==> flow/design.v <==
module flip_flop(output reg Q, output Q_n, input D, input Clr, Clk, Enable, input CE);
	assign Q_n = ~Q;
	always @ (posedge Clk, negedge Clr)
		 if(!Clr) Q <= 1'b0;
		 else if(CE & Enable) Q <= D;
endmodule
module flip_flop_t(output reg Q, output Q_n, input T, input Clr, Clk, Enable, input CE, Rst_n);
	assign Q_n = ~Q;
	always @ (posedge Clk, negedge Rst_n)
		 if(!Rst_n) Q <= 1'b0;
		 else if(!Clr) Q <= 1'b0;
		 else if(CE & Enable & T) Q <= ~Q;
		 else Q <= Q;
endmodule
module register_2bits(output reg [1:0] Q, output [1:0] Q_n, input [1:0] D, input Clr, Clk, Enable, input CE, Rst_n);
	assign Q_n = ~Q;
	always @ (posedge Clk, negedge Rst_n)
		 if(!Rst_n) Q <= 2'b00;
		 else if(!Clr) Q <= 2'b00;
		 else if(CE & Enable) Q <= D;
endmodule
module register_13bits(output reg [12:0] Q, output [12:0] Q_n, input [12:0] D, input Clr, Clk, Enable, input CE, Rst_n);
	assign Q_n = ~Q;
	always @ (posedge Clk, negedge Rst_n)
		 if(!Rst_n) Q <= 13'b0000000000000;
		 else if(!Clr) Q <= 13'b0000000000000;
		 else if(CE & Enable) Q <= D;
endmodule
module counter_0_1(output reg COUNT, input IN_0, input LD, Up, Clr, Clk, Enable, input CE, Rst_n);
	always @ (posedge Clk, negedge Rst_n)
		if (~Rst_n) COUNT <= 1'b0;
		else if (~Clr) COUNT <= 1'b0;
		else if (CE & LD & Enable) begin
			COUNT <= IN_0;
		end
		else if (CE & Up & Enable) begin
			COUNT <= COUNT + 1'b1;
		end
endmodule
module counter_0_2(output reg [1:0] COUNT, input IN_1, IN_0, input LD, Up, Clr, Clk, Enable, input CE, Rst_n);
	always @ (posedge Clk, negedge Rst_n)
		if (~Rst_n) COUNT <= 2'b00;
		else if (~Clr) COUNT <= 2'b00;
		else if (CE & LD & Enable) begin
			COUNT[0] <= IN_0;
			COUNT[1] <= IN_1;
		end
		else if (CE & Up & Enable) begin
			if(COUNT==2'b10) COUNT <= 2'b00;
			else COUNT <= COUNT + 2'b01;
		end
endmodule
module counter_0_3(output reg [1:0] COUNT, input IN_1, IN_0, input LD, Up, Clr, Clk, Enable, input CE, Rst_n);
	always @ (posedge Clk, negedge Rst_n)
		if (~Rst_n) COUNT <= 2'b00;
		else if (~Clr) COUNT <= 2'b00;
		else if (CE & LD & Enable) begin
			COUNT[0] <= IN_0;
			COUNT[1] <= IN_1;
		end
		else if (CE & Up & Enable) begin
			if(COUNT==2'b11) COUNT <= 2'b00;
			else COUNT <= COUNT + 2'b01;
		end
endmodule
module counter_0_3_display(output reg [1:0] COUNT, input IN_1, IN_0, input LD, Up, Clr, Clk, Enable, input CE, Rst_n);
	always @ (posedge Clk, negedge Rst_n)
		if (~Rst_n) COUNT <= 2'b00;
		else if (~Clr) COUNT <= 2'b00;
		else if (CE & LD & Enable) begin
			COUNT[0] <= IN_0;
			COUNT[1] <= IN_1;
		end
		else if (CE & Up & Enable) begin
			if(COUNT==2'b11) COUNT <= 2'b00;
			else COUNT <= COUNT + 2'b01;
		end
endmodule
module counter_0_5(output reg [2:0] COUNT, input IN_2, IN_1, IN_0, input LD, Up, Clr, Clk, Enable, input CE, Rst_n);
	always @ (posedge Clk, negedge Rst_n)
		if (~Rst_n) COUNT <= 3'b000;
		else if (~Clr) COUNT <= 3'b000;
		else if (CE & LD & Enable) begin
			COUNT[0] <= IN_0;
			COUNT[1] <= IN_1;
			COUNT[2] <= IN_2;
		end
		else if (CE & Up & Enable) begin
			if(COUNT==3'b101) COUNT <= 3'b000;
			else COUNT <= COUNT + 3'b001;
		end
endmodule
module counter_0_6(output reg [2:0] COUNT, input IN_2, IN_1, IN_0, input LD, Up, Clr, Clk, Enable, input CE, Rst_n);
	always @ (posedge Clk, negedge Rst_n)
		if (~Rst_n) COUNT <= 3'b000;
		else if (~Clr) COUNT <= 3'b000;
		else if (CE & LD & Enable) begin
			COUNT[0] <= IN_0;
			COUNT[1] <= IN_1;
			COUNT[2] <= IN_2;
		end
		else if (CE & Up & Enable) begin
			if(COUNT==3'b110) COUNT <= 3'b000;
			else COUNT <= COUNT + 3'b001;
		end
endmodule
module counter_0_9(output reg [3:0] COUNT, input IN_3, IN_2, IN_1, IN_0, input LD, Up, Clr, Clk, Enable, input CE, Rst_n);
	always @ (posedge Clk, negedge Rst_n)
		if (~Rst_n) COUNT <= 4'b0000;
		else if (~Clr) COUNT <= 4'b0000;
		else if (CE & LD & Enable) begin
			COUNT[0] <= IN_0;
			COUNT[1] <= IN_1;
			COUNT[2] <= IN_2;
			COUNT[3] <= IN_3;
		end
		else if (CE & Up & Enable) begin
			if(COUNT==4'b1001) COUNT <= 4'b0000;
			else COUNT <= COUNT + 4'b0001;
		end
endmodule
module counter_0_23(output reg [4:0] COUNT, input IN_4, IN_3, IN_2, IN_1, IN_0, input LD, Up, Clr, Clk, Enable, input CE, Rst_n);
	always @ (posedge Clk, negedge Rst_n)
		if (~Rst_n) COUNT <= 5'b00000;
		else if (~Clr) COUNT <= 5'b00000;
		else if (CE & LD & Enable) begin
			COUNT[0] <= IN_0;
			COUNT[1] <= IN_1;
			COUNT[2] <= IN_2;
			COUNT[3] <= IN_3;
			COUNT[4] <= IN_4;
		end
		else if (CE & Up & Enable) begin
			if(COUNT==5'b10111) COUNT <= 5'b00000;
			else COUNT <= COUNT + 5'b00001;
		end
endmodule
module counter_16bits(output reg [15:0] COUNT, input Clr, Clk, CE, Rst_n);
	always @ (posedge Clk, negedge Rst_n)
		if (~Rst_n) COUNT <= 16'b0000000000000000;
		else if (~Clr) COUNT <= 16'b0000000000000000;
		else if (CE) COUNT <= COUNT + 16'b0000000000000001;
endmodule
module frequency_converter(output Y,input clock,input reset);
	reg elapsed;
	reg [25:0] state;
	always @(posedge clock, negedge reset)
		if (reset == 0) state <= 0;
		else if (state == 7) state <= 0;
		else state <= state + 1;
	always @(state)
		if (state == 7) elapsed = 1;
		else elapsed = 0;
	assign Y = elapsed;
endmodule
module frequency_converter_display(output Y,input clock,input reset, input CE);
	reg elapsed;
	reg [25:0] state;
	always @(posedge clock, negedge reset)
		if (reset == 0) state <= 0;
		else if (~CE) state <= state;
		else if (state == 250) state <= 0;
		else state <= state + 1;
	always @(state)
		if (state == 250) elapsed = 1;
		else elapsed = 0;
	assign Y = elapsed;
endmodule
module decoder_4bits(output reg [3:0] Y, input [1:0] S, input enable);
	always @ (S, enable)
		begin		
			if(enable)
				case(S)
					2'b00: Y = 4'b0001;
					2'b01: Y = 4'b0010;
					2'b10: Y = 4'b0100;
					2'b11: Y = 4'b1000;
				endcase
			else
				Y = 4'b0000;
		end
endmodule
module decoder_8bits(output reg [7:0] Y, input [2:0] S, input enable);
	always @ (S, enable)
		begin		
			if(enable)
				case(S)
					3'b000: Y = 8'b00000001;
					3'b001: Y = 8'b00000010;
					3'b010: Y = 8'b00000100;
					3'b011: Y = 8'b00001000;
					3'b100: Y = 8'b00010000;
					3'b101: Y = 8'b00100000;
					3'b110: Y = 8'b01000000;
					3'b111: Y = 8'b10000000;
				endcase
			else
				Y = 8'b00000000;
		end
endmodule
module hour_decoder(output reg A, AM_PM, output reg [3:0] B, input [4:0] H);
	always @ (H)
		begin
			A <= (~H[4] & ~H[3] & ~H[2] & ~H[1] & ~H[0]) | (H[3] & ~H[2] & H[1]) | (H[4] & H[2] & H[1]) | (H[3] & H[2] & ~H[1] & ~H[0]);
			B[3] <= (H[3] & ~H[2] & ~H[1]) | (H[4] & H[2] & ~H[1]);
			B[2] <= (H[4] & ~H[2]) | (~H[4] & ~H[3] & H[2]);
			B[1] <= (~H[4] & ~H[3] & ~H[2] & ~H[1] & ~H[0]) | (~H[3] & ~H[2] & H[1]) | (~H[4] & H[2] & H[1]) + (H[3] & H[2] & ~H[1] & ~H[0]);
			B[0] <= H[0];
			AM_PM <= (~H[4] & ~H[3]) | (~H[4] & ~H[2]);
		end
endmodule
module segment_7_dec (output reg [6:0] display, input [3:0] bcd, input enable);
always @* begin
	if(enable) begin
  		case(bcd)
  		4'b0000: display = 7'b1111110;
  		4'b0001: display = 7'b0110000;
  		4'b0010: display = 7'b1101101;
  		4'b0011: display = 7'b1111001;
  		4'b0100: display = 7'b0110011;
  		4'b0101: display = 7'b1011011;
  		4'b0110: display = 7'b1011111;
  		4'b0111: display = 7'b1110000;
  		4'b1000: display = 7'b1111111;
  		4'b1001: display = 7'b1111011;
  		4'b1010: display = 7'b1110111;
  		4'b1011: display = 7'b0011111;
  		4'b1100: display = 7'b1001110;
  		4'b1101: display = 7'b0111101;
  		4'b1110: display = 7'b1001111;
  		4'b1111: display = 7'b1000111;
  		default: display = 7'b0000000; 
  		endcase
  	end
  	else display = 7'b0000000;
end
endmodule
module mux_2x1_12bits(output reg [11:0] Y, input S, input [11:0] I1, I0);
	always @ (S, I1, I0)
		if(S) Y = I1;
		else Y = I0;
endmodule
module mux_2x1_13bits(output reg [12:0] Y, input S, input [12:0] I1, I0);
	always @ (S, I1, I0)
		if(S) Y = I1;
		else Y = I0;
endmodule
module mux_2x1_16bits(output reg [15:0] Y, input S, input [15:0] I1, I0);
	always @ (S, I1, I0)
		if(S) Y = I1;
		else Y = I0;
endmodule
module mux_4x1_7bits(output reg[6:0] Y, input[1:0] S, input[6:0] I3, I2, I1, I0);
	always @ (S, I3, I2, I1, I0)
		if(S[1] && S[0]) Y = I3;
		else if(S[1]) Y = I2;
		else if(S[0]) Y = I1;
		else Y = I0;
endmodule
module mux_4x1_8bits(output reg[7:0] Y, input[1:0] S, input[7:0] I3, I2, I1, I0);
	always @ (S, I3, I2, I1, I0)
		if(S[1] && S[0]) Y = I3;
		else if(S[1]) Y = I2;
		else if(S[0]) Y = I1;
		else Y = I0;
endmodule
module mux_4x1_13bits(output reg[12:0] Y, input[1:0] S, input[12:0] I3, I2, I1, I0);
	always @ (S, I3, I2, I1, I0)
		if(S[1] && S[0]) Y = I3;
		else if(S[1]) Y = I2;
		else if(S[0]) Y = I1;
		else Y = I0;
endmodule
module mux_8x1_13bits(output [12:0] Y, input [2:0] S, input[12:0] I7, I6, I5, I4, I3, I2, I1, I0);
	wire [1:0] S_2;
	assign S_2[1] = S[1];
	assign S_2[0] = S[0];
	wire [12:0] A1;
	wire [12:0] A2;
	mux_4x1_13bits mux1 (A1, S_2, I3, I2, I1, I0);
	mux_4x1_13bits mux2 (A2, S_2, I7, I6, I5, I4);
	mux_2x1_13bits mux3 (Y, S[2], A2, A1);
endmodule
module comparator_13bits(output reg EQ, input wire [12:0] A, input wire [12:0] B);
	always @* begin
    	if (A==B) begin
        	EQ <= 1'b1;
    	end
      	else begin
        	EQ <= 1'b0;
      	end
    end
endmodule
module comparators_module( output AA, input [2:0] CD, input [12:0] CT, Q_r6, Q_r5, Q_r4, Q_r3, Q_r2, Q_r1, Q_r0);
	wire [12:0] mux_out;
	mux_8x1_13bits mux1 (mux_out, CD, Q_r6, Q_r6, Q_r5, Q_r4, Q_r3, Q_r2, Q_r1, Q_r0);			
	comparator_13bits comp1 (AA, CT, mux_out);
endmodule
module blinker(output reg B1, output reg [2:0] E, input [1:0] CW, CW1, S, input BLINK);
	always @* begin
		B1 <= (S[1] & S[0]) & ~CW[1];
		E[2] <= (S[1] & BLINK) & ((~S[0]) & CW1[1] & (~CW1[0]) | (S[0] & (~CW[1]) & (~CW[0])));
		E[1] <= (BLINK | (~S[1]) | S[0] | CW1[1] | (~CW1[0])) & (BLINK | (~S[1]) | (~S[0]) | CW[1] | (~CW[0])) & (BLINK + (~S[1]) | (~S[0]) | (~CW[1]) | (~CW[0]));
		E[0] <= (BLINK | (~S[1]) | S[0] | CW1[1] | (CW1[0])) & ((~S[1]) | (~S[0]) | CW[1] | (~CW[0])) &  ((~S[1]) | (~S[0]) | CW[1] | CW[0]) & (BLINK + (~S[1]) | (~S[0]) | (~CW[1]) | CW[0]);
	end
endmodule
module control_unit_1(output reg LD_DAY_TIME, LD_O_F, SS0, INCR, UPC, Clear, SS1, Load, Clear_St, Load_SS, input Next, SetTime, Up, SetAlarm, Count, SetDay, AlarmSet, Clk, Reset, CE);
	wire A, A_neg, B, B_neg, C, C_neg, D, D_neg;
	supply1 Vcc;
	reg Da, Db, Dc, Dd;
	flip_flop flipflopA (A, A_neg, Da, Reset, Clk, Vcc, CE);
	flip_flop flipflopB (B, B_neg, Db, Reset, Clk, Vcc, CE);
	flip_flop flipflopC (C, C_neg, Dc, Reset, Clk, Vcc, CE);
	flip_flop flipflopD (D, D_neg, Dd, Reset, Clk, Vcc, CE);
	always @* begin
		Da <= (A_neg & B_neg & D) | (~Next & ~Count & A_neg & C & D_neg) | ((A & B & C_neg) & (Up | (~Up & AlarmSet & SetDay)) | (SetAlarm & A & B & D) | (A & B & C_neg & D) | (Up & A_neg & B & C_neg & D_neg));
		Db = (A_neg & ((~SetTime) | B | D_neg)) | (A & (B_neg | (C_neg & ( Up | ((~Up)&(~AlarmSet)) | ((~Up)& (~SetDay) & AlarmSet) | D))));
		Dc <= (A_neg & C_neg & Next) | ((A_neg & C)&(Next | (~Next) & (~Count))) | (A_neg & B_neg & D) | (A_neg & C & D);
		Dd <= (A_neg & B_neg & D) | (A_neg & B & C_neg & Next) | (A & B & C) | (A_neg & B & C_neg & D_neg);
		SS0 <= A & B_neg & C_neg & D;
		SS1 <= (A & B_neg & D) | (A_neg & B_neg & C_neg & D_neg);
		INCR <= A & B & C_neg & D;
		Clear <= A_neg & B_neg & C_neg & D_neg;
		UPC <= A_neg & B & C & D;
		Load <= A & B & C & D_neg;
		LD_DAY_TIME <= A & B_neg & C & D;
		Clear_St <= A & B & C & D;
		Load_SS <= (A_neg & B_neg & C_neg & D_neg) | (A_neg & B_neg & C_neg & D) | (A & B_neg & D);
		LD_O_F <= A & B_neg & C_neg;
	end
endmodule
module control_unit_2(output reg EN_SNZ, EN_STOP, Sound, input C0, CS0, AA, Snooze, Stop, Mute, Clk, Reset, CE);
	wire A, A_neg, B, B_neg, C, C_neg;
	supply1 Vcc;
	reg Da, Db, Dc;
	flip_flop flipflopA (A, A_neg, Da, Reset, Clk, Vcc, CE);
	flip_flop flipflopB (B, B_neg, Db, Reset, Clk, Vcc, CE);
	flip_flop flipflopC (C, C_neg, Dc, Reset, Clk, Vcc, CE);
	always @* begin
		Da <= (~Stop & C) | (Snooze & A & B) | (~CS0 & A & B_neg) | (A & C);
		Db <= (~C0 & A_neg & B) | (A_neg & C);
		Dc <= (~Mute & AA & A_neg & B_neg & C_neg) | (CS0 & A & C_neg) | (A & B);
		Sound <= (A_neg & B_neg & C) | (A & B & C_neg);
		EN_SNZ <= A & B_neg & C;
		EN_STOP <= A_neg & B_neg & C;
	end
endmodule
module circuit(output [1:0] CW1, CW, S, output reg AlarmSet, SetDay, CS0, C0, LD_R, LD_CT, LD_TIME, Count, TOF, ID, IH, IM , input Load, CClr, UPC, SS0, SS1, Load_SS, INCR, EN_SNZ, EN_STOP, Clk, CE, Rst_n);
	supply1 Vcc;
	supply0 Gnd;
	wire [1:0] S_neg;
	wire [15:0] clock_out;
	wire [15:0] clock_out_2;
	wire and_out_1;
	wire and_out_2;
	and (and_out_1, clock_out[15],clock_out[14],clock_out[13],~clock_out[12],clock_out[11],~clock_out[10],clock_out[9],~clock_out[8],~clock_out[7],clock_out[6],clock_out[5],~clock_out[4], ~clock_out[3], ~clock_out[2], ~clock_out[1], ~clock_out[0]);
	and (and_out_2, clock_out_2[9], clock_out_2[8], clock_out_2[7], clock_out_2[6], clock_out_2[5], (~clock_out_2[4]), clock_out_2[3], (~clock_out_2[2]), (~clock_out_2[1]), (~clock_out_2[0]));
	wire [1:0] reg_out;
	register_2bits reg_SS (reg_out, S_neg, {SS1,SS0}, Vcc, Clk , Load_SS, CE, Rst_n);	
	assign S = reg_out;
	counter_0_3 counter_SA (CW, Gnd, Gnd, Gnd, Vcc, (~CClr), Clk, (UPC & S[1] & S[0]), CE, Rst_n);
	counter_0_2 counter_ST (CW1, Gnd, Gnd, Gnd, Vcc, (~CClr), Clk, (UPC & S[1] & (~S[0])), CE, Rst_n);
	counter_16bits counter_snz (clock_out, (~(EN_SNZ | CClr)) , Clk, CE, Rst_n);
	counter_16bits counter_stop (clock_out_2, (~(EN_STOP | CClr)), Clk, CE, Rst_n);
	always @* begin
		CS0 <= clock_out[10];
		C0 <= clock_out_2[9];
		SetDay <= S[1] & S[0] & ~CW[1] & ~CW[0];
		TOF <= S[1] & S[0] & ~CW[1] & CW[0] & INCR;
		ID <= (S[1] & INCR) & ((~S[0] & CW1[1] & ~CW1[0]) | (S[0] & ~CW[1] & ~CW[0]));
		IH <= (S[1] & INCR) & ((~S[0] & ~CW1[1] & CW1[0]) | (S[0] & CW[1] & CW[0]));
		IM <= (S[1] & INCR) & ((~S[0] & ~CW1[1] & ~CW1[0]) | (S[0] & CW[1] & ~CW[0]));
		Count <= (CW1[1] | CW1[0] | CW[1] | CW[0]);
		LD_R <= (S[1] & S[0] & Load);
		LD_CT <= (S[1] & ~S[0] & Load);
		AlarmSet <= (S[1] & S[0]);
		LD_TIME <= (S[1] & S[0] & UPC & ~CW[1] & CW[0]);
	end
endmodule
module registers_module(output [12:0] Q_r6, Q_r5, Q_r4, Q_r3, Q_r2, Q_r1, Q_r0, input [2:0] STO, input [12:0] data, input Clr, Clk, LD_R, input CE, Rst_n);
		supply1 Vcc;
		wire [7:0] RE;
		decoder_8bits decoder (RE, STO, Vcc);
		wire [12:0] Q_nr0;
		register_13bits r0 (Q_r0, Q_nr0, data, ~Clr, Clk, LD_R & RE[0], CE, Rst_n);
		wire [12:0] Q_nr1;
		register_13bits r1 (Q_r1, Q_nr1, data, ~Clr, Clk, LD_R & RE[1], CE, Rst_n);
		wire [12:0] Q_nr2;
		register_13bits r2 (Q_r2, Q_nr2, data, ~Clr, Clk, LD_R & RE[2], CE, Rst_n);
		wire [12:0] Q_nr3;
		register_13bits r3 (Q_r3, Q_nr3, data, ~Clr, Clk, LD_R & RE[3], CE, Rst_n);
		wire [12:0] Q_nr4;
		register_13bits r4 (Q_r4, Q_nr4, data, ~Clr, Clk, LD_R & RE[4], CE, Rst_n);
		wire [12:0] Q_nr5;
		register_13bits r5 (Q_r5, Q_nr5, data, ~Clr, Clk, LD_R & RE[5], CE, Rst_n);
		wire [12:0] Q_nr6;
		register_13bits r6 (Q_r6, Q_nr6, data, ~Clr, Clk, LD_R & RE[6], CE, Rst_n);
endmodule
module current_time_module(output [14:0] CTO, input [14:0] CTI, input LD_CT, Clr_CT, Clk, EN_CT, input CE, Rst_n);
	supply1 Vcc;
	wire [15:0] clock_out;
	wire and_out_1;
	and (and_out_1, clock_out[9], clock_out[8], clock_out[7], clock_out[6], clock_out[5], (~clock_out[4]), clock_out[3], (~clock_out[2]), (~clock_out[1]), (~clock_out[0]));
	wire and_out_1_temp;
	and (and_out_1_temp, clock_out[9], clock_out[8], clock_out[7], clock_out[6], clock_out[5], (~clock_out[4]), ~clock_out[3], clock_out[2], clock_out[1], clock_out[0]);
	wire count_16_clr;
	or(count_16_clr, LD_CT, Clr_CT, and_out_1);
	counter_16bits clock (clock_out, ~count_16_clr, Clk, CE, Rst_n);
	wire or_clk_1;
	or (or_clk_1, and_out_1_temp, LD_CT);
	wire [3:0] min_out_1;
	counter_0_9 min_1 (min_out_1, CTI[3], CTI[2], CTI[1], CTI[0], LD_CT, Vcc, ~Clr_CT, Clk, or_clk_1, CE, Rst_n);
	wire and_out_2;
	wire min_out_1_neg_3, min_out_1_neg_2, min_out_1_neg_1, min_out_1_neg_0;
	not (min_out_1_neg_3, min_out_1[3]);
	not (min_out_1_neg_2, min_out_1[2]);
	not (min_out_1_neg_1, min_out_1[1]);
	not (min_out_1_neg_0, min_out_1[0]);
	and (and_out_2, min_out_1[3], min_out_1_neg_2, min_out_1_neg_1, min_out_1[0], and_out_1_temp);
	wire or_clk_2;
	or (or_clk_2, and_out_2, LD_CT);
	wire [2:0] min_out_2;
	counter_0_5 min_2 (min_out_2, CTI[6], CTI[5], CTI[4], LD_CT, Vcc, ~Clr_CT, Clk, or_clk_2, CE, Rst_n);
	wire and_out_3;
	wire min_out_2_neg_2, min_out_2_neg_1, min_out_2_neg_0;
	not (min_out_2_neg_2, min_out_2[2]);
	not (min_out_2_neg_1, min_out_2[1]);
	not (min_out_2_neg_0, min_out_2[0]);
	and (and_out_3, min_out_2[2], min_out_2_neg_1, min_out_2[0], and_out_2);
	wire or_clk_3;
	or (or_clk_3, and_out_3, LD_CT);
	wire [4:0] hour_out;
	counter_0_23 hour (hour_out, CTI[11], CTI[10], CTI[9], CTI[8], CTI[7], LD_CT, Vcc, ~Clr_CT, Clk, or_clk_3, CE, Rst_n);
	wire and_out_4;
	wire hour_out_neg_4, hour_out_neg_3, hour_out_neg_2, hour_out_neg_1, hour_out_neg_0;
	not (hour_out_neg_4, hour_out[4]);
	not (hour_out_neg_3, hour_out[3]);
	not (hour_out_neg_2, hour_out[2]);
	not (hour_out_neg_1, hour_out[1]);
	not (hour_out_neg_0, hour_out[0]);
	and (and_out_4, hour_out[4], hour_out_neg_3,hour_out[2], hour_out[1], hour_out[0], and_out_3);
	wire or_clk_4;
	or (or_clk_4, and_out_4, LD_CT);
	wire [2:0] days_out;
	counter_0_6 days (days_out, CTI[14], CTI[13], CTI[12], LD_CT, Vcc, ~Clr_CT, Clk, or_clk_4, CE, Rst_n);
	assign CTO[0] = min_out_1[0];
	assign CTO[1] = min_out_1[1];
	assign CTO[2] = min_out_1[2];
	assign CTO[3] = min_out_1[3];
	assign CTO[4] = min_out_2[0];
	assign CTO[5] = min_out_2[1];
	assign CTO[6] = min_out_2[2];
	assign CTO[7] = hour_out[0];
	assign CTO[8] = hour_out[1];
	assign CTO[9] = hour_out[2];
	assign CTO[10] = hour_out[3];
	assign CTO[11] = hour_out[4];
	assign CTO[12] = days_out[0];
	assign CTO[13] = days_out[1];
	assign CTO[14] = days_out[2];	
endmodule
module set_time_module(output [15:0] STO, input [14:0] CTI, input [12:0] Q_r6, Q_r5, Q_r4, Q_r3, Q_r2, Q_r1, Q_r0, input CLEAR, TOF, S0, LD_ID, CLEAR_ST, LD_DAY, LD_TIME, EN_ST, IH, IM, LD_O_F, Clk, input CE, Rst_n);
	wire [12:0] mux_out;
	mux_8x1_13bits mux1 (mux_out, STO[14:12], Q_r6, Q_r6, Q_r5, Q_r4, Q_r3, Q_r2, Q_r1, Q_r0);
	wire [11:0] mux_2_out;
	mux_2x1_12bits mux2 (mux_2_out, S0, mux_out[11:0], CTI[11:0]);
	supply1 Vcc;
	wire on_off_out;
	counter_0_1 counter_on_off(on_off_out, mux_out[12],  LD_O_F, Vcc, (~CLEAR), Clk, (LD_O_F | TOF), CE, Rst_n);
	assign STO[15] = on_off_out;
	wire or_t_d;
	or (or_t_d, LD_TIME, LD_DAY);
	wire or_clear_clr_st;
	or (or_clear_clr_st, CLEAR, CLEAR_ST);
	wire or_clk_1;
	or (or_clk_1, or_t_d, IM);
	wire [3:0] min_out_1;
	counter_0_9 min_1 (min_out_1, mux_2_out[3], mux_2_out[2], mux_2_out[1], mux_2_out[0], or_t_d, Vcc, (~or_clear_clr_st), Clk, or_clk_1, CE, Rst_n);
	assign STO[3:0] = min_out_1[3:0];
	wire and_out_2;
	wire min_out_1_neg_3, min_out_1_neg_2, min_out_1_neg_1, min_out_1_neg_0;
	not (min_out_1_neg_3, min_out_1[3]);
	not (min_out_1_neg_2, min_out_1[2]);
	not (min_out_1_neg_1, min_out_1[1]);
	not (min_out_1_neg_0, min_out_1[0]);
	and (and_out_2, min_out_1[3], min_out_1_neg_2, min_out_1_neg_1, min_out_1[0], IM);
	wire or_clk_2;
	or (or_clk_2, or_t_d, and_out_2);
	wire [2:0] min_out_2;
	counter_0_5 min_2 (min_out_2, mux_2_out[6], mux_2_out[5], mux_2_out[4], or_t_d, Vcc, (~or_clear_clr_st), Clk, or_clk_2, CE, Rst_n);
	assign STO[6:4] = min_out_2[2:0];
	wire clock_hour;
	or (clock_hour, or_t_d, IH);
	wire [4:0] hour_out;
	counter_0_23 hour (hour_out, mux_2_out[11], mux_2_out[10], mux_2_out[9], mux_2_out[8], mux_2_out[7], or_t_d, Vcc, (~or_clear_clr_st), Clk, clock_hour, CE, Rst_n);
	assign STO[11:7] = hour_out[4:0];
	wire clock_day;
	or (clock_day, LD_ID, LD_DAY);
	wire [2:0] days_out;
	counter_0_6 days (days_out, CTI[14], CTI[13], CTI[12], LD_DAY, Vcc,  (~or_clear_clr_st), Clk, clock_day, CE, Rst_n);
	assign STO[14:12] = days_out[2:0];
endmodule
module display_module(output [6:0] out3, out2, out1, out0, days, output AM, PM, DBlink, input [1:0] S, CW, CW1, input [14:0] CT, input [15:0] ST,  input Clr, Clk, CE, Rst_n);
	supply1 Vcc;
	wire conv_out;
	frequency_converter_display conv (conv_out, Clk, Rst_n, CE);
	wire BLINK, toogle_out_neg;
	flip_flop_t toggle(BLINK, toogle_out_neg, conv_out, (~Clr), Clk, Vcc, CE, Rst_n);
	wire B1;
	wire [2:0] E;
	blinker blink(B1, E, CW, CW1, S, BLINK);
	assign DBlink = E[2];
	wire [15:0] mux_out;
	mux_2x1_16bits mux1 (mux_out, S[1], ST, {CT[14],CT});		
	wire [7:0] DEC_OUT;
	decoder_8bits decoder (DEC_OUT, mux_out[14:12], Vcc);
	assign days = DEC_OUT[6:0];	
	wire A, AM_PM;
	wire [3:0] B;
	hour_decoder hour_dec(A, AM_PM, B, mux_out[11:7]);
	assign AM = AM_PM;
	assign PM = ~AM_PM;
	wire [6:0] out_1_temp;
	segment_7_dec segment_7_1 (out_1_temp, {1'b0, mux_out[6:4]}, E[0]);
	assign out1 = out_1_temp;
	wire [6:0] out_0_temp;
	segment_7_dec segment_7_0 (out_0_temp, mux_out[3:0], E[0]);
	assign out0 = out_0_temp;
	wire [7:0] activate, deactivate;
	assign activate = 8'b10101100;
	assign deactivate = 8'b11011110;
	wire [7:0] mux_hours_out;
	mux_4x1_8bits mux_hour (mux_hours_out, {B1, mux_out[15]}, activate, deactivate, {3'b000, A, B[3:0]}, {3'b000, A, B[3:0]});
	wire [6:0] out_3_temp;
	segment_7_dec segment_7_3 (out_3_temp, mux_hours_out[7:4], E[1]);
	assign out3 = out_3_temp;
	wire [6:0] out_2_temp;
	segment_7_dec segment_7_2 (out_2_temp, mux_hours_out[3:0], E[1]);
	assign out2 = out_2_temp;
endmodule
module datapath(output [6:0] display, days, output [3:0] segment, output am, pm, dblink, Sound, Vcc_out, input Next, Up, SetTime, SetAlarm, Snooze, Stop, Mute, Clr, Clk_sys);
	supply1 Vcc;
	supply0 Gnd;
	assign Vcc_out = Vcc;
	wire Clk, tick;
	assign Clk = Clk_sys;
	frequency_converter conv (tick, Clk_sys, Clr);
	wire [6:0] hours1, hours0, mins1, mins0;
	wire LD_DAY_TIME, LD_O_F, SS0, INCR, UPC, Clear, SS1, Load, Clear_St, Load_SS;
	wire Count, SetDay, AlarmSet;
	control_unit_1 cu1(LD_DAY_TIME, LD_O_F, SS0, INCR, UPC, Clear, SS1, Load, Clear_St, Load_SS, Next, SetTime, Up, SetAlarm, Count, SetDay, AlarmSet, Clk, Clr, tick);
	wire EN_SNZ, EN_STOP;
	wire C0, CS0, AA;
	control_unit_2 cu2(EN_SNZ, EN_STOP, Sound, C0, CS0, AA, Snooze, Stop, Mute, Clk, Clr, tick);
	wire [1:0] CW1, CW, S;
	wire LD_R, LD_CT, LD_TIME, TOF, ID, IH, IM;
	circuit cir (CW1, CW, S, AlarmSet, SetDay, CS0, C0, LD_R, LD_CT, LD_TIME, Count, TOF, ID, IH, IM, Load, Clear, UPC, SS0, SS1, Load_SS, INCR, EN_SNZ, EN_STOP, Clk, tick, Clr);
	wire [12:0] Q_r0, Q_r1, Q_r2, Q_r3, Q_r4, Q_r5, Q_r6;
	wire [15:0] STO;
	registers_module reg_module (Q_r6, Q_r5, Q_r4, Q_r3, Q_r2, Q_r1, Q_r0, STO[14:12], {STO[15], STO[11:0]}, Clear, Clk, LD_R, tick, Clr);	
	wire [14:0] CTO;
	comparators_module comp_module (AA, CTO[14:12], {1'b1,CTO[11:0]} , Q_r6, Q_r5, Q_r4, Q_r3, Q_r2, Q_r1, Q_r0);
	current_time_module ct_module (CTO, STO[14:0], LD_CT, Clear, Clk, Vcc, tick, Clr);	
	supply1 EN_ST;
	set_time_module set_time(STO, CTO, Q_r6, Q_r5, Q_r4, Q_r3, Q_r2, Q_r1, Q_r0, Clear, TOF, S[0], ID, Clear_St, LD_DAY_TIME, LD_TIME, EN_ST, IH, IM, LD_O_F, Clk, tick, Clr);
	wire [6:0] days_temp;
	display_module display_mod(hours1, hours0, mins1, mins0, days_temp, am, pm, dblink, S, CW, CW1, CTO, STO, Clear, Clk, tick, Clr);
	assign days[0] =  days_temp[0] & (~dblink);
	assign days[1] =  days_temp[1] & (~dblink);
	assign days[2] =  days_temp[2] & (~dblink);
	assign days[3] =  days_temp[3] & (~dblink);
	assign days[4] =  days_temp[4] & (~dblink);
	assign days[5] =  days_temp[5] & (~dblink);
	assign days[6] =  days_temp[6] & (~dblink);
	wire[1:0] count_out;
	counter_0_3_display counter (count_out, Vcc, Vcc, Gnd, Vcc, Vcc, Clk, Vcc, tick, Clr);
	wire[3:0] dec_out;
	decoder_4bits dec_display(dec_out, count_out, Vcc);
	assign segment = ~dec_out;
	wire[6:0] mux_display_o;
	mux_4x1_7bits mux_display(mux_display_o, count_out, hours1, hours0, mins1, mins0);
	assign display = ~mux_display_o;
endmodule
# Reports on datapath
# What the tools print for datapath, step after step.
# Line numbers count from 1 in the design file above.
# Operators carry their Yosys type and port widths (W data, S select, Z words).
# Cell names lack the library's common part.
# The mark - stands for no value.
# inputs
top	datapath
clock_port	Clk_sys
cell_library	sky130hd
lib_corner	tt_025C_1v80

# After elaboration
# Yosys after proc, flatten, opt, wreduce and memory -nomap, before mapping. Memory bits, and registers merged into a memory's read port (data or address), are not among the register bits. Print and check cells are not counted. Equal cells are merged and count once.
# Memory sizes are those after Yosys's memory passes, which may raise the word count (mostly to a power of two), join words into wider ones and drop unused or constant bits.
# bits
latchBits	0
mem_bits_rw	0
regBits	238
mem_count	6
in_bits	9
clocked_rd_ports_x_width	0
elab_cells	610
mem_bits_ro	576
output_inout_bits	23
# mem_list
name	words	word_bits	rd	wr	line	text
(no name shown)	16	7	1	0	215	case(bcd)
(no name shown)	16	7	1	0	215
(no name shown)	16	7	1	0	215
(no name shown)	16	7	1	0	215
(no name shown)	8	8	1	0	187	case(S)
(no name shown)	8	8	1	0	187
# classes
n_cmp	0
shift	0
bitwise	319
reduce_and_logical	27
n_eq	16
n_mux	190
n_addsub	19
mul	0
div_mod_pow	0
# ops
cell	n
$mux W13	28
$and A1 B1 Y1	200
$mux W1	142
$mux W16	7
$or A1 B1 Y1	75
$add A26 B1 Y26 const B	2
$mux W26	2
$mux W7	7
$add A16 B1 Y16 const B	3
$not A1 Y1	42
$reduce_bool A3 Y1	9
$reduce_bool A2 Y1	13
$eq A26 B3 Y1 const B	1
$eq A26 B8 Y1 const B	1
$pmux W4 S4	1
$mux W8	2
$eq A13 B13 Y1	1
$add A3 B1 Y3 const B	4
$eq A3 B3 Y1 const B	4
$mux W12	1
$add A5 B1 Y5 const B	2
$eq A5 B5 Y1 const B	2
$eq A2 B2 Y1 const B	4
$add A4 B1 Y4 const B	2
$eq A4 B4 Y1 const B	2
$not A7 Y7	1
$add A2 B1 Y2 const B	3
$logic_and A1 B1 Y1	4
# Not listed: further kinds 5, cells in them 6.

# Depth
# Yosys ltp: most cells in a row. Word level: on the elaborated netlist, between registers, memories and ports. Mapped: between sequential cells and ports; inverters and the memories' decode and read muxes count.
# depth
depth_word	17
abc_area	0
mapped_depth	15
depth_no_buf	12

# Synthesis result
# The flow's flattened synthesis, as Yosys stat reports it; memories are mapped. The netlist is that of the ABC_AREA named above (0 if unset); the other value can give another one.
# mapped
buffers	117
synth_area_um2	14129.8
cell_count	1531
ff_cells	221
sequential_area_um2	5530.3
# types
type	n	type_area_um2
dfrtp_1	221	5.53E+03
mux2i_1	159	1.59E+03
nor2_1	202	758.227
mux4_2	22	495.475
nand2_1	117	439.171
ha_1	34	425.408
o21ai_0	78	390.374
xnor2_1	44	385.37
a21oi_1	69	345.331
mux2_2	27	304.042
clkbuf_1	79	296.534
xor2_1	33	289.027
nand3_1	42	210.202
nand4_1	31	193.936
nor3_1	35	175.168
a211oi_1	22	165.158
inv_1	41	153.898
o211ai_1	20	150.144
# Other cell types: 58; their cells: 255.
# By module: a second synthesis without flattening, with its own total; a netlist apart from the flattened one above.
# unflattened
hier_cells	1835
hier_area_um2	17898.4
# Rows give one instance, submodules left out.
# by_module
module	n_inst	n_cells	mod_area_um2	mod_seq_area_um2
register_13bits	7	72	665.6	325.3
counter_16bits	3	81	815.8	400.4
frequency_converter_display	1	133	1366.3	650.6
mux_4x1_13bits	4	15	320.3	0.0
frequency_converter	1	112	1223.7	650.6
segment_7_dec	4	40	280.3	0.0
counter_0_23	2	37	337.8	125.1
counter_0_9	2	35	294.0	100.1
counter_0_5	2	25	241.5	75.1
counter_0_6	2	24	217.7	75.1
mux_2x1_13bits	2	14	195.2	0.0
flip_flop	7	4	47.5	25.0
control_unit_1	1	41	256.5	0.0
mux_2x1_16bits	1	18	249.0	0.0
# Modules not listed: 23.

# Timing after synthesis
# OpenSTA on the mapped netlist: ideal clock, no wires. The path of least setup slack (recovery checks aside). Input and output delay are each 20% of the period. Register names are those of the netlist, which keeps one name where synthesis merged equal registers.
# synth_path
path_type	flip-flop to output port
start	register cir.reg_SS.Q[1]
end	output display[3]
period_ns	20.0
t_first_pin_ns	0.000
slack_ns	12.807
n_path_buf	3
driving_pins	16
required_ns	16.000
arrival_ns	3.193
path_delay_ns	3.193
output_delay_ns	4.000
period_less_setup_slack_ns	7.193
# "path_delay_ns" = arrival - input delay + setup time.
# A path that ends at an output port has no setup time.
# "driving_pins" counts driving pins, that of a launching flip-flop among them; a cell with two outputs on the path counts twice.
# "period_less_setup_slack_ns" is the clock period less the worst setup slack; recovery checks do not enter. This is arithmetic on one report: input and output delays are still those of the set period (20% each).
# Between the ends stands the longest chain of elaborated cells between them, by number of cells; it is not shown to be the way that was timed. Of several equally long chains one is given.
# A line is the first line of the expression or statement that the cell stems from. Yosys adds cells for indexed reads and writes and turns some case tables into memories.
# A memory read counts as a cell of the chain, while the word-level depth stops at memories.
# At most two assigning lines are given for a register; there are more.
# synth_via
path_cell_list	dfrtp_1 -> buf_2 -> buf_2 -> buf_2 -> mux2_2 -> nor2_1 -> nand2_1 -> a21oi_1 -> a31oi_1 -> mux2_2 -> ha_1 -> nor2_1 -> a31oi_1 -> o21ai_0 -> a2111oi_0 -> o41ai_1
elab_chain_cells	15
cells_between	73
classes_between	add/sub (2); mux (10); logic (56); reduce/logical (1); memory (4)
# synth_rtl
element	line	text
start, declared	15	module register_2bits(output reg [1:0] Q, output [1:0] Q_n, input [1:0] D, input Clr, Clk, Enable, input CE, R ...
start, assigned	18	if(!Rst_n) Q <= 2'b00;
start, assigned	19	else if(!Clr) Q <= 2'b00;
$mux W16	250	if(S) Y = I1;
$not A1 Y1	207	B[1] <= (~H[4] & ~H[3] & ~H[2] & ~H[1] & ~H[0]) | (~H[3] & ~H[2] & H[1]) | (~H[4] & H[2] & H[1]) + (H[3] & H[2 ...
$and A1 B1 Y1 x4	207
$or A1 B1 Y1 x2	207
$mux W8	263	else if(S[1]) Y = I2;
$mux W8	262	if(S[1] && S[0]) Y = I3;
$mem_v2 Z16 W7	215	case(bcd)
$mux W7	214	if(enable) begin
$mux W7	256	else if(S[1]) Y = I2;
$mux W7	255	if(S[1] && S[0]) Y = I3;
$not A7 Y7	582	assign display = ~mux_display_o;
end, declared	541	module datapath(output [6:0] display, days, output [3:0] segment, output am, pm, dblink, Sound, Vcc_out, input ...

# Worst path after layout
# From the final timing report of record 1: the path of least setup slack in the routed layout; clock arrival at registers is part of the times.
# layout_path
path_type	flip-flop to output port
start	register cir.reg_SS.Q[1]
end	output display[3]
arrival_ns	4.60
driving_pins	15
n_path_buf	2
period_ns	8.42
output_delay_ns	1.68
t_first_pin_ns	0.52
slack_ns	2.14
required_ns	6.74
# Between the ends stands the longest chain of elaborated cells between them, by number of cells; it is not shown to be the way that was timed. Of several equally long chains one is given.
# A memory read counts as a cell of the chain, while the word-level depth stops at memories.
# At most two assigning lines are given for a register; there are more.
# layout_via
path_cell_list	dfrtp_2 -> buf_4 -> mux2_2 -> nor2_1 -> nand2_1 -> a21oi_1 -> a31oi_1 -> mux2_2 -> ha_1 -> nor2_1 -> a31oi_1 -> o21ai_0 -> a2111oi_0 -> o41ai_1 -> clkdlybuf4s50_1
elab_chain_cells	15
cells_between	73
classes_between	add/sub (2); mux (10); logic (56); reduce/logical (1); memory (4)
# layout_rtl
element	line	text
start, declared	15	module register_2bits(output reg [1:0] Q, output [1:0] Q_n, input [1:0] D, input Clr, Clk, Enable, input CE, R ...
start, assigned	18	if(!Rst_n) Q <= 2'b00;
start, assigned	19	else if(!Clr) Q <= 2'b00;
$mux W16	250	if(S) Y = I1;
$not A1 Y1	207	B[1] <= (~H[4] & ~H[3] & ~H[2] & ~H[1] & ~H[0]) | (~H[3] & ~H[2] & H[1]) | (~H[4] & H[2] & H[1]) + (H[3] & H[2 ...
$and A1 B1 Y1 x4	207
$or A1 B1 Y1 x2	207
$mux W8	263	else if(S[1]) Y = I2;
$mux W8	262	if(S[1] && S[0]) Y = I3;
$mem_v2 Z16 W7	215	case(bcd)
$mux W7	214	if(enable) begin
$mux W7	256	else if(S[1]) Y = I2;
$mux W7	255	if(S[1] && S[0]) Y = I3;
$not A7 Y7	582	assign display = ~mux_display_o;
end, declared	541	module datapath(output [6:0] display, days, output [3:0] segment, output am, pm, dblink, Sound, Vcc_out, input ...

# Measured data: module datapath, platform sky130hd, 3 stored runs of the flow under differing settings, order arbitrary. Input and output delays are each 20% of the period that was set; the output load is 0.01 pF.
# "achieved_clock_period_ns" = clock period - worst setup slack. The figure is calculated, with input and output delays left at 20% of the set period.
# By "worst_setup_path_time_ns" is meant the share of the clock period that the worst setup path is allowed (20% is reserved at inputs, 20% at outputs), minus its slack. Clock arrival times at its registers enter into it.
# "power_uw": no workload was simulated; the value follows from the tool's default switching activity.
# Among the settings, . means not set for that run.
stored run	CORE_UTILIZATION	period_ns	CAP_MARGIN	CORE_MARGIN	SLEW_MARGIN	CELL_PAD_IN_SITES_DETAIL_PLACEMENT	CELL_PAD_IN_SITES_GLOBAL_PLACEMENT	GPL_TIMING_DRIVEN	PLACE_DENSITY_LB_ADDON	SETUP_SLACK_MARGIN	synth_area_um2	power_uw	die_um2	cell_area_final_um2	achieved_clock_period_ns	worst_setup_path_time_ns	critical_path_type	finish.utilization_pct	fin_ws_ns	timing.setup.tns_ns
record 1	58	8.42	20	2	20	.	.	.	.	.	14129.8	4083	25625.6	15411.0	6.282	4.60	flip-flop to output port	63.9	2.138	0.000
record 2	41	4.66	40	2	20	1	1	1	0.05	-0.1	14129.8	8098	35963.3	16145.5	4.609	3.68	flip-flop to output port	47.9	0.051	0.000
record 3	40	8.42	20	2	20	.	.	.	.	.	14129.8	4021	36844.8	15508.6	6.007	4.32	flip-flop to output port	44.8	2.413	0.000
